==> flow/design.v <==
module axi_timer #(
  parameter AXI_ADDR_BW_p = 12     
) (
  input logic  clk,
  input logic  rst_n,
  input logic [AXI_ADDR_BW_p-1:0] i_axi_awaddr,
  input logic  i_axi_awvalid,
  input logic [31:0] i_axi_wdata,
  input logic i_axi_wvalid,
  input logic i_axi_bready,
  input logic [AXI_ADDR_BW_p-1:0] i_axi_araddr,
  input logic i_axi_arvalid,
  input logic i_axi_rready,
  output logic o_axi_awready,
  output logic o_axi_wready,
  output logic [1:0] o_axi_bresp,
  output logic o_axi_bvalid,
  output logic o_axi_arready,
  output logic [31:0] o_axi_rdata,
  output logic [1:0] o_axi_rresp,
  output logic o_axi_rvalid,
  output logic o_cnt0_en,
  output logic o_cnt0_reload,
  output logic o_cnt0_count_up,
  output logic [31:0] o_cnt0_load_value,
  output logic [31:0] o_cnt0_compare_value,
  input  logic [31:0] i_cnt0_value,
  output logic o_cnt1_en,
  output logic o_cnt1_reload,
  output logic o_cnt1_count_up,
  output logic o_cnt1_src,
  output logic [31:0] o_cnt1_load_value,
  output logic [31:0] o_cnt1_compare_value,
  input  logic [31:0] i_cnt1_value
);
  localparam logic [1:0] RESP_OKAY   = 2'b00;
  localparam logic [1:0] RESP_EXOKAY = 2'b01;
  localparam logic [1:0] RESP_SLVERR = 2'b10;
  localparam logic [1:0] RESP_DECERR = 2'b11;
  logic s_cnt0_en;
  logic s_cnt0_reload;
  logic s_cnt0_count_up;
  logic [31:0] s_cnt0_load_value;
  logic [31:0] s_cnt0_compare_value;
  logic s_cnt1_en;
  logic s_cnt1_reload;
  logic s_cnt1_count_up;
  logic s_cnt1_src;
  logic [31:0] s_cnt1_load_value;
  logic [31:0] s_cnt1_compare_value;
  assign o_cnt0_en = s_cnt0_en;
  assign o_cnt0_reload = s_cnt0_reload;
  assign o_cnt0_count_up = s_cnt0_count_up;
  assign o_cnt0_load_value = s_cnt0_load_value;
  assign o_cnt0_compare_value = s_cnt0_compare_value;
  assign o_cnt1_en = s_cnt1_en;
  assign o_cnt1_reload = s_cnt1_reload;
  assign o_cnt1_count_up = s_cnt1_count_up;
  assign o_cnt1_src = s_cnt1_src;
  assign o_cnt1_load_value = s_cnt1_load_value;
  assign o_cnt1_compare_value = s_cnt1_compare_value;
  logic [1:0]  c_axi_wresp;
  logic [3:0]  c_axi_wstrb;
  logic [31:0] c_axi_wdata;
  logic s_axi_wdata_buf_used;
  logic [31:0] s_axi_wdata_buf;
  logic [3:0]  s_axi_wstrb_buf;
  logic [1:0]  s_axi_bresp;
  logic [AXI_ADDR_BW_p-1:0] s_axi_awaddr_buf;
  logic [AXI_ADDR_BW_p-1:0] c_axi_awaddr;
  logic s_axi_awaddr_buf_used;
  logic s_axi_awvalid;
  logic s_axi_wvalid;
  logic s_axi_bvalid;
  logic s_axi_awready;
  logic s_axi_wready;
  logic s_awaddr_done;
  logic [AXI_ADDR_BW_p-1:0] s_axi_awaddr;
  assign o_axi_awready = !s_axi_awaddr_buf_used & s_axi_awvalid;
  assign o_axi_wready  = !s_axi_wdata_buf_used & s_axi_wvalid;
  logic write_response_stalled;
  logic valid_write_address;
  logic valid_write_data;
  assign write_response_stalled = o_axi_bvalid & ~i_axi_bready;
  assign valid_write_address = s_axi_awaddr_buf_used | (i_axi_awvalid & o_axi_awready);
  assign valid_write_data = s_axi_wdata_buf_used | (i_axi_wvalid & o_axi_wready);
  always_ff @(posedge clk) begin
    if (!rst_n) begin
      s_axi_awvalid <= 1'b0;
      s_axi_awaddr_buf_used <= 1'b0;
    end else begin
      s_axi_awvalid <= 1'b1;
      if (i_axi_awvalid && o_axi_awready && (write_response_stalled || !valid_write_data)) begin
        s_axi_awaddr_buf <= i_axi_awaddr;
        s_axi_awaddr_buf_used <= 1'b1;
      end else if (s_axi_awaddr_buf_used && valid_write_data && (!o_axi_bvalid || i_axi_bready)) begin
        s_axi_awaddr_buf_used <= 1'b0;
      end
    end
  end
  always_ff @(posedge clk) begin
    if (!rst_n) begin
      s_axi_wdata_buf_used <= 1'b0;
      s_axi_wvalid <= 1'b0;
    end else begin
      s_axi_wvalid <= 1'b1;
      if (i_axi_wvalid && o_axi_wready && (write_response_stalled || !valid_write_address)) begin
        s_axi_wdata_buf <= i_axi_wdata;
        s_axi_wdata_buf_used <= 1'b1;
      end else if (s_axi_wdata_buf_used && valid_write_address && (!o_axi_bvalid || i_axi_bready)) begin
        s_axi_wdata_buf_used <= 1'b0;
      end
    end
  end
  assign c_axi_awaddr = s_axi_awaddr_buf_used ? s_axi_awaddr_buf : i_axi_awaddr;
  assign c_axi_wdata  = s_axi_wdata_buf_used  ? s_axi_wdata_buf : i_axi_wdata;
  always_ff @(posedge clk) begin
    if (!rst_n) begin
      s_axi_bvalid <= 1'b0;
      s_cnt0_en <= 1'b0;
      s_cnt0_reload <= 1'b0;
      s_cnt0_count_up <= 1'b0;
      s_cnt0_load_value <= '0;
      s_cnt0_compare_value <= '0;
      s_cnt1_en <= 1'b0;
      s_cnt1_reload <= 1'b0;
      s_cnt1_count_up <= 1'b0;
      s_cnt1_src <= 1'b0;
      s_cnt1_load_value <= '0;
      s_cnt1_compare_value <= '0;
    end else begin
      if (valid_write_address && valid_write_data && (!o_axi_bvalid || i_axi_bready)) begin
        s_axi_bresp <= RESP_OKAY;
        s_axi_bvalid <= 1'b1;
        case (c_axi_awaddr[AXI_ADDR_BW_p-1:2])
          'd0 : begin
            s_cnt0_en <= c_axi_wdata[0];
            s_cnt0_reload <= c_axi_wdata[1];
            s_cnt0_count_up <= c_axi_wdata[2];
          end
          'd1 : begin
            s_cnt0_load_value <= c_axi_wdata;
          end
          'd2 : begin
            s_cnt0_compare_value <= c_axi_wdata;
          end
          'd4 : begin
            s_cnt1_en <= c_axi_wdata[0];
            s_cnt1_reload <= c_axi_wdata[1];
            s_cnt1_count_up <= c_axi_wdata[2];
            s_cnt1_src <= c_axi_wdata[3]; 
          end
          'd5 : begin
            s_cnt1_load_value <= c_axi_wdata;
          end
          'd6 : begin
            s_cnt1_compare_value <= c_axi_wdata;
          end
          default: begin
            s_axi_bresp <= RESP_SLVERR;
          end
        endcase
      end else if (o_axi_bvalid && i_axi_bready && !(valid_write_address && valid_write_data)) begin
        s_axi_bvalid <= 1'b0;
      end
    end
  end
  assign o_axi_bresp = s_axi_bresp;
  assign o_axi_bvalid = s_axi_bvalid;
  logic s_axi_rvalid;
  logic [31:0] s_axi_rdata;
  logic [1:0] s_axi_rresp;
  logic s_axi_arready;
  logic [AXI_ADDR_BW_p-1:0] s_araddr_buf;
  logic s_araddr_buf_used;
  logic [AXI_ADDR_BW_p-1:0] c_axi_araddr;
  always_ff @(posedge clk) begin
    if (!rst_n) begin
      s_araddr_buf_used <= 1'b0;
      s_axi_arready <= 1'b0;
    end else begin
      s_axi_arready <= 1'b1;
      if (i_axi_arvalid && o_axi_arready && o_axi_rvalid && !i_axi_rready) begin
        s_araddr_buf <= i_axi_araddr;
        s_araddr_buf_used <= 1'b1;
      end 
      else if (s_araddr_buf_used && (!o_axi_rvalid || i_axi_rready)) begin
        s_araddr_buf_used <= 1'b0;
      end
    end
  end
  assign c_axi_araddr = s_araddr_buf_used ? s_araddr_buf : i_axi_araddr;
  assign o_axi_arready = !s_araddr_buf_used & s_axi_arready;
  always_ff @(posedge clk) begin
    if (!rst_n) begin
      s_axi_rvalid <= 1'b0;
    end else begin
      if ((s_araddr_buf_used || (i_axi_arvalid && o_axi_arready)) && (!o_axi_rvalid || i_axi_rready)) begin
        s_axi_rresp <= RESP_OKAY;
        s_axi_rvalid <= 1'b1;
        s_axi_rdata <= '0;
        case (c_axi_araddr[AXI_ADDR_BW_p-1:2])
          'd0 : begin
            s_axi_rdata[0] <= s_cnt0_en;
            s_axi_rdata[1] <= s_cnt0_reload;
            s_axi_rdata[2] <= s_cnt0_count_up;
          end
          'd1 : begin
            s_axi_rdata <= s_cnt0_load_value;
          end
          'd2 : begin
            s_axi_rdata <= s_cnt0_compare_value;
          end
          'd3 : begin
            s_axi_rdata <= i_cnt0_value;
          end
          'd4 : begin
            s_axi_rdata[0] <= s_cnt1_en;
            s_axi_rdata[1] <= s_cnt1_reload; 
            s_axi_rdata[2] <= s_cnt1_count_up;
            s_axi_rdata[3] <= s_cnt1_src; 
          end
          'd5 : begin
            s_axi_rdata <= s_cnt1_load_value;
          end
          'd6 : begin
            s_axi_rdata <= s_cnt1_compare_value;
          end
          'd7 : begin
            s_axi_rdata <= i_cnt1_value;
          end
          default: begin
            s_axi_rdata <= 32'hdeaddead;
            s_axi_rresp <= RESP_SLVERR;
          end
        endcase
      end else if (o_axi_rvalid && i_axi_rready && !s_araddr_buf_used && !(i_axi_arvalid && o_axi_arready)) begin
        s_axi_rvalid <= 1'b0;
      end
    end
  end
  assign o_axi_rdata = s_axi_rdata;
  assign o_axi_rresp = s_axi_rresp;
  assign o_axi_rvalid = s_axi_rvalid;
endmodule
module timer_counter (
  input logic clk,
  input logic rst_n,
  input logic i_cnt0_en,
  input logic i_cnt0_reload,
  input logic i_cnt0_count_up,
  input logic [31:0] i_cnt0_load_value,
  input logic [31:0] i_cnt0_compare_value,
  input logic i_cnt1_en,
  input logic i_cnt1_reload,
  input logic i_cnt1_count_up,
  input logic i_cnt1_src,
  input logic [31:0] i_cnt1_load_value,
  input logic [31:0] i_cnt1_compare_value,
  output logic [31:0] o_cnt0_value,
  output logic [31:0] o_cnt1_value,
  output logic o_cnt0_done,
  output logic o_cnt1_done
);
  logic [31:0] s_cnt0_value;
  logic s_cnt0_done;
  logic [31:0] s_cnt1_value;
  logic s_cnt1_done;
  assign o_cnt0_done = s_cnt0_done & i_cnt0_en;
  assign o_cnt1_done = s_cnt1_done & i_cnt1_en; 
  assign o_cnt0_value = s_cnt0_value;
  assign o_cnt1_value = s_cnt1_value;
  always_ff @(posedge clk) begin
    if (!rst_n) begin
      s_cnt0_done <= 1'b0;
      s_cnt0_value <= '0;
    end else begin
      s_cnt0_done <= 1'b0;
      if (i_cnt0_en) begin
        if (i_cnt0_count_up) begin
          s_cnt0_value <= s_cnt0_value + 1;
        end else begin
          s_cnt0_value <= s_cnt0_value - 1;
        end
        if (s_cnt0_value == i_cnt0_compare_value) begin
          s_cnt0_done <= 1'b1;
          if (i_cnt0_reload) begin
            s_cnt0_value <= i_cnt0_load_value;
          end
        end
      end else begin
        s_cnt0_value <= i_cnt0_load_value;
      end
    end
  end
  always_ff @(posedge clk) begin
    if (!rst_n) begin
      s_cnt1_done <= 1'b0;
      s_cnt1_value <= '0;
    end else begin
      s_cnt1_done <= 1'b0;
      if (i_cnt1_en) begin
        if (!i_cnt1_src || (i_cnt1_src && s_cnt0_done)) begin
          if (i_cnt1_count_up) begin
            s_cnt1_value <= s_cnt1_value + 1;
          end else begin
            s_cnt1_value <= s_cnt1_value - 1;
          end
        end
        if (s_cnt1_value == i_cnt1_compare_value) begin
          s_cnt1_done <= 1'b1;
          if (i_cnt1_reload) begin
            s_cnt1_value <= i_cnt1_load_value;
          end
        end
      end else begin
        s_cnt1_value <= i_cnt1_load_value;
      end
    end
  end
endmodule
module axi_timer_counter_top #(
  parameter AXI_ADDR_BW_p = 12     
) (
  input logic  clk,
  input logic  rst_n,
  input logic [AXI_ADDR_BW_p-1:0] i_axi_awaddr,
  input logic  i_axi_awvalid,
  input logic [31:0] i_axi_wdata,
  input logic i_axi_wvalid,
  input logic i_axi_bready,
  input logic [AXI_ADDR_BW_p-1:0] i_axi_araddr,
  input logic i_axi_arvalid,
  input logic i_axi_rready,
  output logic o_axi_awready,
  output logic o_axi_wready,
  output logic [1:0] o_axi_bresp,
  output logic o_axi_bvalid,
  output logic o_axi_arready,
  output logic [31:0] o_axi_rdata,
  output logic [1:0] o_axi_rresp,
  output logic o_axi_rvalid,
  output logic o_cnt0_done,
  output logic o_cnt1_done
);
  logic s_cnt0_en;
  logic s_cnt0_reload;
  logic s_cnt0_count_up;
  logic [31:0] s_cnt0_load_value;
  logic [31:0] s_cnt0_compare_value;
  logic [31:0] s_cnt0_value;
  logic s_cnt1_en;
  logic s_cnt1_reload;
  logic s_cnt1_count_up;
  logic s_cnt1_src;
  logic [31:0] s_cnt1_load_value;
  logic [31:0] s_cnt1_compare_value;
  logic [31:0] s_cnt1_value;
  axi_timer #(
    .AXI_ADDR_BW_p ( AXI_ADDR_BW_p )
  ) axi_timer_inst (
    .clk                  ( clk                   ),
    .rst_n                ( rst_n                 ),
    .i_axi_awaddr         ( i_axi_awaddr          ),
    .i_axi_awvalid        ( i_axi_awvalid         ),
    .i_axi_wdata          ( i_axi_wdata           ),
    .i_axi_wvalid         ( i_axi_wvalid          ),
    .i_axi_bready         ( i_axi_bready          ),
    .i_axi_araddr         ( i_axi_araddr          ),
    .i_axi_arvalid        ( i_axi_arvalid         ),
    .i_axi_rready         ( i_axi_rready          ),
    .o_axi_awready        ( o_axi_awready         ),
    .o_axi_wready         ( o_axi_wready          ),
    .o_axi_bresp          ( o_axi_bresp           ),
    .o_axi_bvalid         ( o_axi_bvalid          ),
    .o_axi_arready        ( o_axi_arready         ),
    .o_axi_rdata          ( o_axi_rdata           ),
    .o_axi_rresp          ( o_axi_rresp           ),
    .o_axi_rvalid         ( o_axi_rvalid          ),
    .o_cnt0_en            ( s_cnt0_en             ),
    .o_cnt0_reload        ( s_cnt0_reload         ),
    .o_cnt0_count_up      ( s_cnt0_count_up       ),
    .o_cnt0_load_value    ( s_cnt0_load_value     ),
    .o_cnt0_compare_value ( s_cnt0_compare_value  ),
    .i_cnt0_value         ( s_cnt0_value          ),
    .o_cnt1_en            ( s_cnt1_en             ),
    .o_cnt1_reload        ( s_cnt1_reload         ),
    .o_cnt1_count_up      ( s_cnt1_count_up       ),
    .o_cnt1_src           ( s_cnt1_src            ),
    .o_cnt1_load_value    ( s_cnt1_load_value     ),
    .o_cnt1_compare_value ( s_cnt1_compare_value  ),
    .i_cnt1_value         ( s_cnt1_value          )
  );
  timer_counter timer_counter_inst (
    .clk                  ( clk                   ),
    .rst_n                ( rst_n                 ),
    .i_cnt0_en            ( s_cnt0_en             ),
    .i_cnt0_reload        ( s_cnt0_reload         ),
    .i_cnt0_count_up      ( s_cnt0_count_up       ),
    .i_cnt0_load_value    ( s_cnt0_load_value     ),
    .i_cnt0_compare_value ( s_cnt0_compare_value  ),
    .o_cnt0_value         ( s_cnt0_value          ),
    .i_cnt1_en            ( s_cnt1_en             ),
    .i_cnt1_reload        ( s_cnt1_reload         ),
    .i_cnt1_count_up      ( s_cnt1_count_up       ),
    .i_cnt1_src           ( s_cnt1_src            ),
    .i_cnt1_load_value    ( s_cnt1_load_value     ),
    .i_cnt1_compare_value ( s_cnt1_compare_value  ),
    .o_cnt1_value         ( s_cnt1_value          ),
    .o_cnt0_done          ( o_cnt0_done           ),
    .o_cnt1_done          ( o_cnt1_done           )
  );
endmodule
## From RTL to reports: axi_timer_counter_top

Tool output for the design above, in the order of the flow.
Lines are those of the file above, counted from 1.
Operators: Yosys type, input widths -> output width; for muxes data width and select width s.
Cell names lack the library's common part.
Not given: n/a

| design | value |
|---|---|
| top | axi_timer_counter_top |
| clock port | clk |
| cell library | sky130hd |
| library corner | tt_025C_1v80 |

## Word level

Counts by Yosys on the flattened word-level netlist (proc, flatten, opt, wreduce; memories kept). Register bits leave out memories and registers merged into their read ports (data or address). Print and check cells are left out. Cells with the same type and inputs are merged into one.

| cells by class | value |
|---|---|
| muxes and demuxes | 32 |
| div/mod/pow operators | 0 |
| reduce/logical cells | 61 |
| order comparisons | 0 |
| $add $sub $neg | 4 |
| shifts and indexed selects | 0 |
| multiply operators | 0 |
| equal/unequal tests | 14 |
| bitwise logic cells | 11 |

Operator list:

| cell | count |
|---|---|
| $mux 32 | 10 |
| $pmux 28 s7 | 1 |
| $eq 10x3->1 const B | 7 |
| $add 32x1->32 const B | 2 |
| $sub 32x1->32 const B | 2 |
| $eq 32x32->1 | 2 |
| $pmux 1 s8 | 4 |
| $eq 10x2->1 const B | 3 |
| $reduce_and 2->1 | 13 |
| $mux 12 | 2 |
| $logic_and 1x1->1 | 21 |
| $eq 10x1->1 const B | 2 |
| $logic_not 10->1 | 2 |
| $mux 1 | 13 |
| $logic_not 1->1 | 11 |
| $reduce_bool 2->1 | 5 |
| $and 1x1->1 | 8 |
| $reduce_or 8->1 | 1 |
| $logic_or 1x1->1 | 6 |
| $reduce_or 6->1 | 1 |
| $mux 2 | 2 |
| $or 1x1->1 | 2 |
| $reduce_or 2->1 | 1 |
| $not 1->1 | 1 |

| storage and ports | value |
|---|---|
| bits in latches | 0 |
| clocked read ports x word width | 0 |
| elaborated cells | 153 |
| register bits | 299 |
| memories | 0 |
| output and inout bits | 43 |
| RAM bits | 0 |
| ROM bits | 0 |
| bits of input ports | 63 |

## Longest topological paths

Depth = most cells in a row (Yosys ltp): at word level without a register or memory, in the mapped netlist without a sequential cell, where the memories' decode and read muxes count.

| depth | value |
|---|---|
| depth in word-level cells | 9 |
| ABC_AREA | 1 |
| gate-level depth with buffers | 16 |
| gate-level depth less buffers | 16 |

## After synthesis

Yosys stat after the flow's synthesis: flattened, memories mapped to cells. It holds for the ABC_AREA given above (unset counts as 0); a run with the other value may have another netlist.
Totals and module areas in this step are rounded.

Cell types:

| cell type | count |
|---|---|
| dfxtp_1 | 207 |
| nand2_1 | 706 |
| edfxtp_1 | 86 |
| a21oi_1 | 264 |
| inv_1 | 346 |
| nor2_1 | 252 |
| ha_1 | 60 |
| nand3_1 | 129 |
| o21ai_0 | 118 |
| xnor2_1 | 49 |
| o21ai_1 | 67 |
| o22ai_1 | 38 |
| buf_2 | 31 |
| clkbuf_1 | 39 |
| nor3_1 | 27 |
| nand4_1 | 21 |
| xor2_1 | 15 |
| mux2i_1 | 13 |

Not listed: further types 36, cells in them 101.

| mapped netlist | value |
|---|---|
| mapped area | 17,500 µm² |
| cells in the netlist | 2,569 |
| flip-flop cells | 293 |

## Worst setup path after synthesis

OpenSTA on the mapped netlist: ideal clock, no wires. The path of least setup slack (recovery checks aside). Input and output delay are each 20% of the period. Register names are those of the netlist, which keeps one name where synthesis merged equal registers.

| path post-synthesis | value |
|---|---|
| path type | input -> register |
| from | input rst_n |
| to | register axi_timer_inst.s_axi_wdata_buf[0] |
| clock period | 5,000 ps |
| stages | 4 |
| launch time at the first pin | 1,000 ps |
| data required time | 4,579 ps |
| slack | 1,618 ps |
| data arrival time | 2,960 ps |
| path delay | 2,381 ps |
| buffers on the path | 2 |
| synthesis period reached | 3,382 ps |

"path delay" is the arrival time less input delay plus setup time.
"stages" counts driving pins, that of a launching flip-flop among them; a cell with two outputs on the path counts twice.
"synthesis period reached" is the clock period less the worst setup slack; recovery checks do not enter. This is arithmetic on one report: input and output delays are still those of the set period (20% each).
The rows between start and end are the longest chain of elaborated cells between them; the timing report does not say that the signal goes this way. Where chains are equally long, one stands for them.
A line is the first line of the expression or statement that the cell stems from. Yosys adds cells for indexed reads and writes and turns some case tables into memories.

| on the way, post-synthesis | value |
|---|---|
| path through | clkbuf_1 > clkbuf_1 > nand2_1 > nor2_1 |
| length of the longest elaborated chain | 1 |
| elaborated cells on any way between the ends | 1 |

Ends and longest elaborated chain, post-synthesis:

| item | RTL line | RTL |
|---|---|---|
| from (decl) | 326 | `input logic  rst_n,` |
| $reduce_and 2->1 | n/a |  |
| to (assign) | 108 | `s_axi_wdata_buf <= i_axi_wdata;` |
| to (decl) | 66 | `logic [31:0] s_axi_wdata_buf;` |

## Worst path after layout

Path of least setup slack in the final report of flow run 1 (OpenROAD, finished layout, wires in). Where an end is a register, its clock arrival counts in the times.
The report prints the path's times to 10 ps; the period is as set.

| path after layout | value |
|---|---|
| path type | register -> register |
| from | register axi_timer_inst.s_cnt1_count_up |
| to | register timer_counter_inst.s_cnt1_value[30] |
| clock period | 5,800 ps |
| stages | 14 |
| buffers on the path | 1 |
| slack | 2,130 ps |
| launch time at the first pin | 550 ps |
| data arrival time | 4,070 ps |
| data required time | 6,200 ps |

The rows between start and end are the longest chain of elaborated cells between them; the timing report does not say that the signal goes this way. Where chains are equally long, one stands for them.
A register here has more assigning lines than the two given.

| on the way, after layout | value |
|---|---|
| path through | dfxtp_1 > inv_1 > buf_4 > ha_1 > nand2_1 > nor2_1 > inv_1 > nor3_1 > and2_1 > nand2_1 > nand3_1 > nand3_1 > nand2_1 > a21oi_1 |
| length of the longest elaborated chain | 5 |
| elaborated cells on any way between the ends | 5 |

Ends and longest elaborated chain, after layout:

| item | RTL line | RTL |
|---|---|---|
| from (decl) | 47 | `logic s_cnt1_count_up;` |
| from (assign) | 127 | `s_cnt1_count_up <= 1'b0;` |
| from (assign) | 150 | `s_cnt1_count_up <= c_axi_wdata[2];` |
| $mux 32 | 304 | `if (i_cnt1_count_up) begin` |
| $mux 32 | 303 | `if (!i_cnt1_src \|\| (i_cnt1_src && s_cnt0_done)) begin` |
| $mux 32 | 312 | `if (i_cnt1_reload) begin` |
| $mux 32 | 310 | `if (s_cnt1_value == i_cnt1_compare_value) begin` |
| $mux 32 | 302 | `if (i_cnt1_en) begin` |
| to (assign) | 305 | `s_cnt1_value <= s_cnt1_value + 1;` |
| to (assign) | 307 | `s_cnt1_value <= s_cnt1_value - 1;` |
| to (decl) | 267 | `logic [31:0] s_cnt1_value;` |

Settings and measured results of 6 stored flow runs for module axi_timer_counter_top (sky130hd), not sorted in any way. The constraints put input and output delay at 20% of the set period each and load the outputs with 0.01 pF.
"total power of the final layout": no workload was simulated; the value follows from the tool's default switching activity.
The results are shown rounded.
Among the settings, . means not set for that run.

| run | ABC_AREA | CELL_PAD_IN_SITES_DETAIL_PLACEMENT | CELL_PAD_IN_SITES_GLOBAL_PLACEMENT | CORE_ASPECT_RATIO | CORE_MARGIN | CORE_UTILIZATION | CTS_CLUSTER_SIZE | GPL_ROUTABILITY_DRIVEN | MAX_ROUTING_LAYER | PLACE_DENSITY_LB_ADDON | SETUP_SLACK_MARGIN | SLEW_MARGIN | TNS_END_PERCENT | period_ns | CAP_MARGIN | HOLD_SLACK_MARGIN | GPL_TIMING_DRIVEN | area of the die (µm²) | post-route worst hold slack (ps) | final design utilization (%) | total power of the final layout (mW) | sum of negative setup slack (ps) | area of the standard cells in the finished layout (µm²) | smallest setup slack (ps) | chip area in the Yosys report (µm²) |
|---|---|---|---|---|---|---|---|---|---|---|---|---|---|---|---|---|---|---|---|---|---|---|---|---|---|
| flow run 1 | 1 | 1 | 2 | 0.54 | 9 | 19 | 46 | 1 | met4 | 0.08 | 1.71 | 5 | 10 | 5.8 | 20 | . | . | 104,000 | 471 | 23.2 | 4.75 | 0 | 21,100 | 2,130 | 17,500 |
| flow run 2 | . | . | . | 1.49 | 2 | 70 | . | . | . | . | . | 20 | . | 5.0 | 20 | . | . | 23,200 | 490 | 80.9 | 4.87 | 0 | 17,600 | 1,110 | 15,400 |
| flow run 3 | 1 | 1 | 1 | 0.54 | 9 | 19 | 54 | 1 | met4 | 0.08 | . | 5 | 10 | 5.71 | 20 | 0.3 | . | 104,000 | 466 | 23.2 | 4.82 | 0 | 21,100 | 1,760 | 17,500 |
| flow run 4 | 1 | 1 | 2 | 0.54 | 9 | 19 | 31 | 1 | met4 | 0.08 | 1.71 | 5 | 10 | 5.71 | 20 | 0.3 | . | 104,000 | 475 | 23.1 | 4.69 | 0 | 21,000 | 2,030 | 17,500 |
| flow run 5 | 1 | 1 | 1 | 0.83 | 2 | 15 | . | . | . | 0.02 | 0.2 | 20 | . | 5.68 | 20 | 0.27 | 1 | 120,000 | 478 | 18.9 | 5.46 | 0 | 22,000 | 2,410 | 17,500 |
| flow run 6 | 1 | 1 | 1 | . | 9 | 19 | 54 | 1 | met5 | 0.08 | . | 5 | 10 | 4.81 | 20 | 0.3 | . | 104,000 | 486 | 23.3 | 5.72 | 0 | 21,200 | 1,670 | 17,500 |
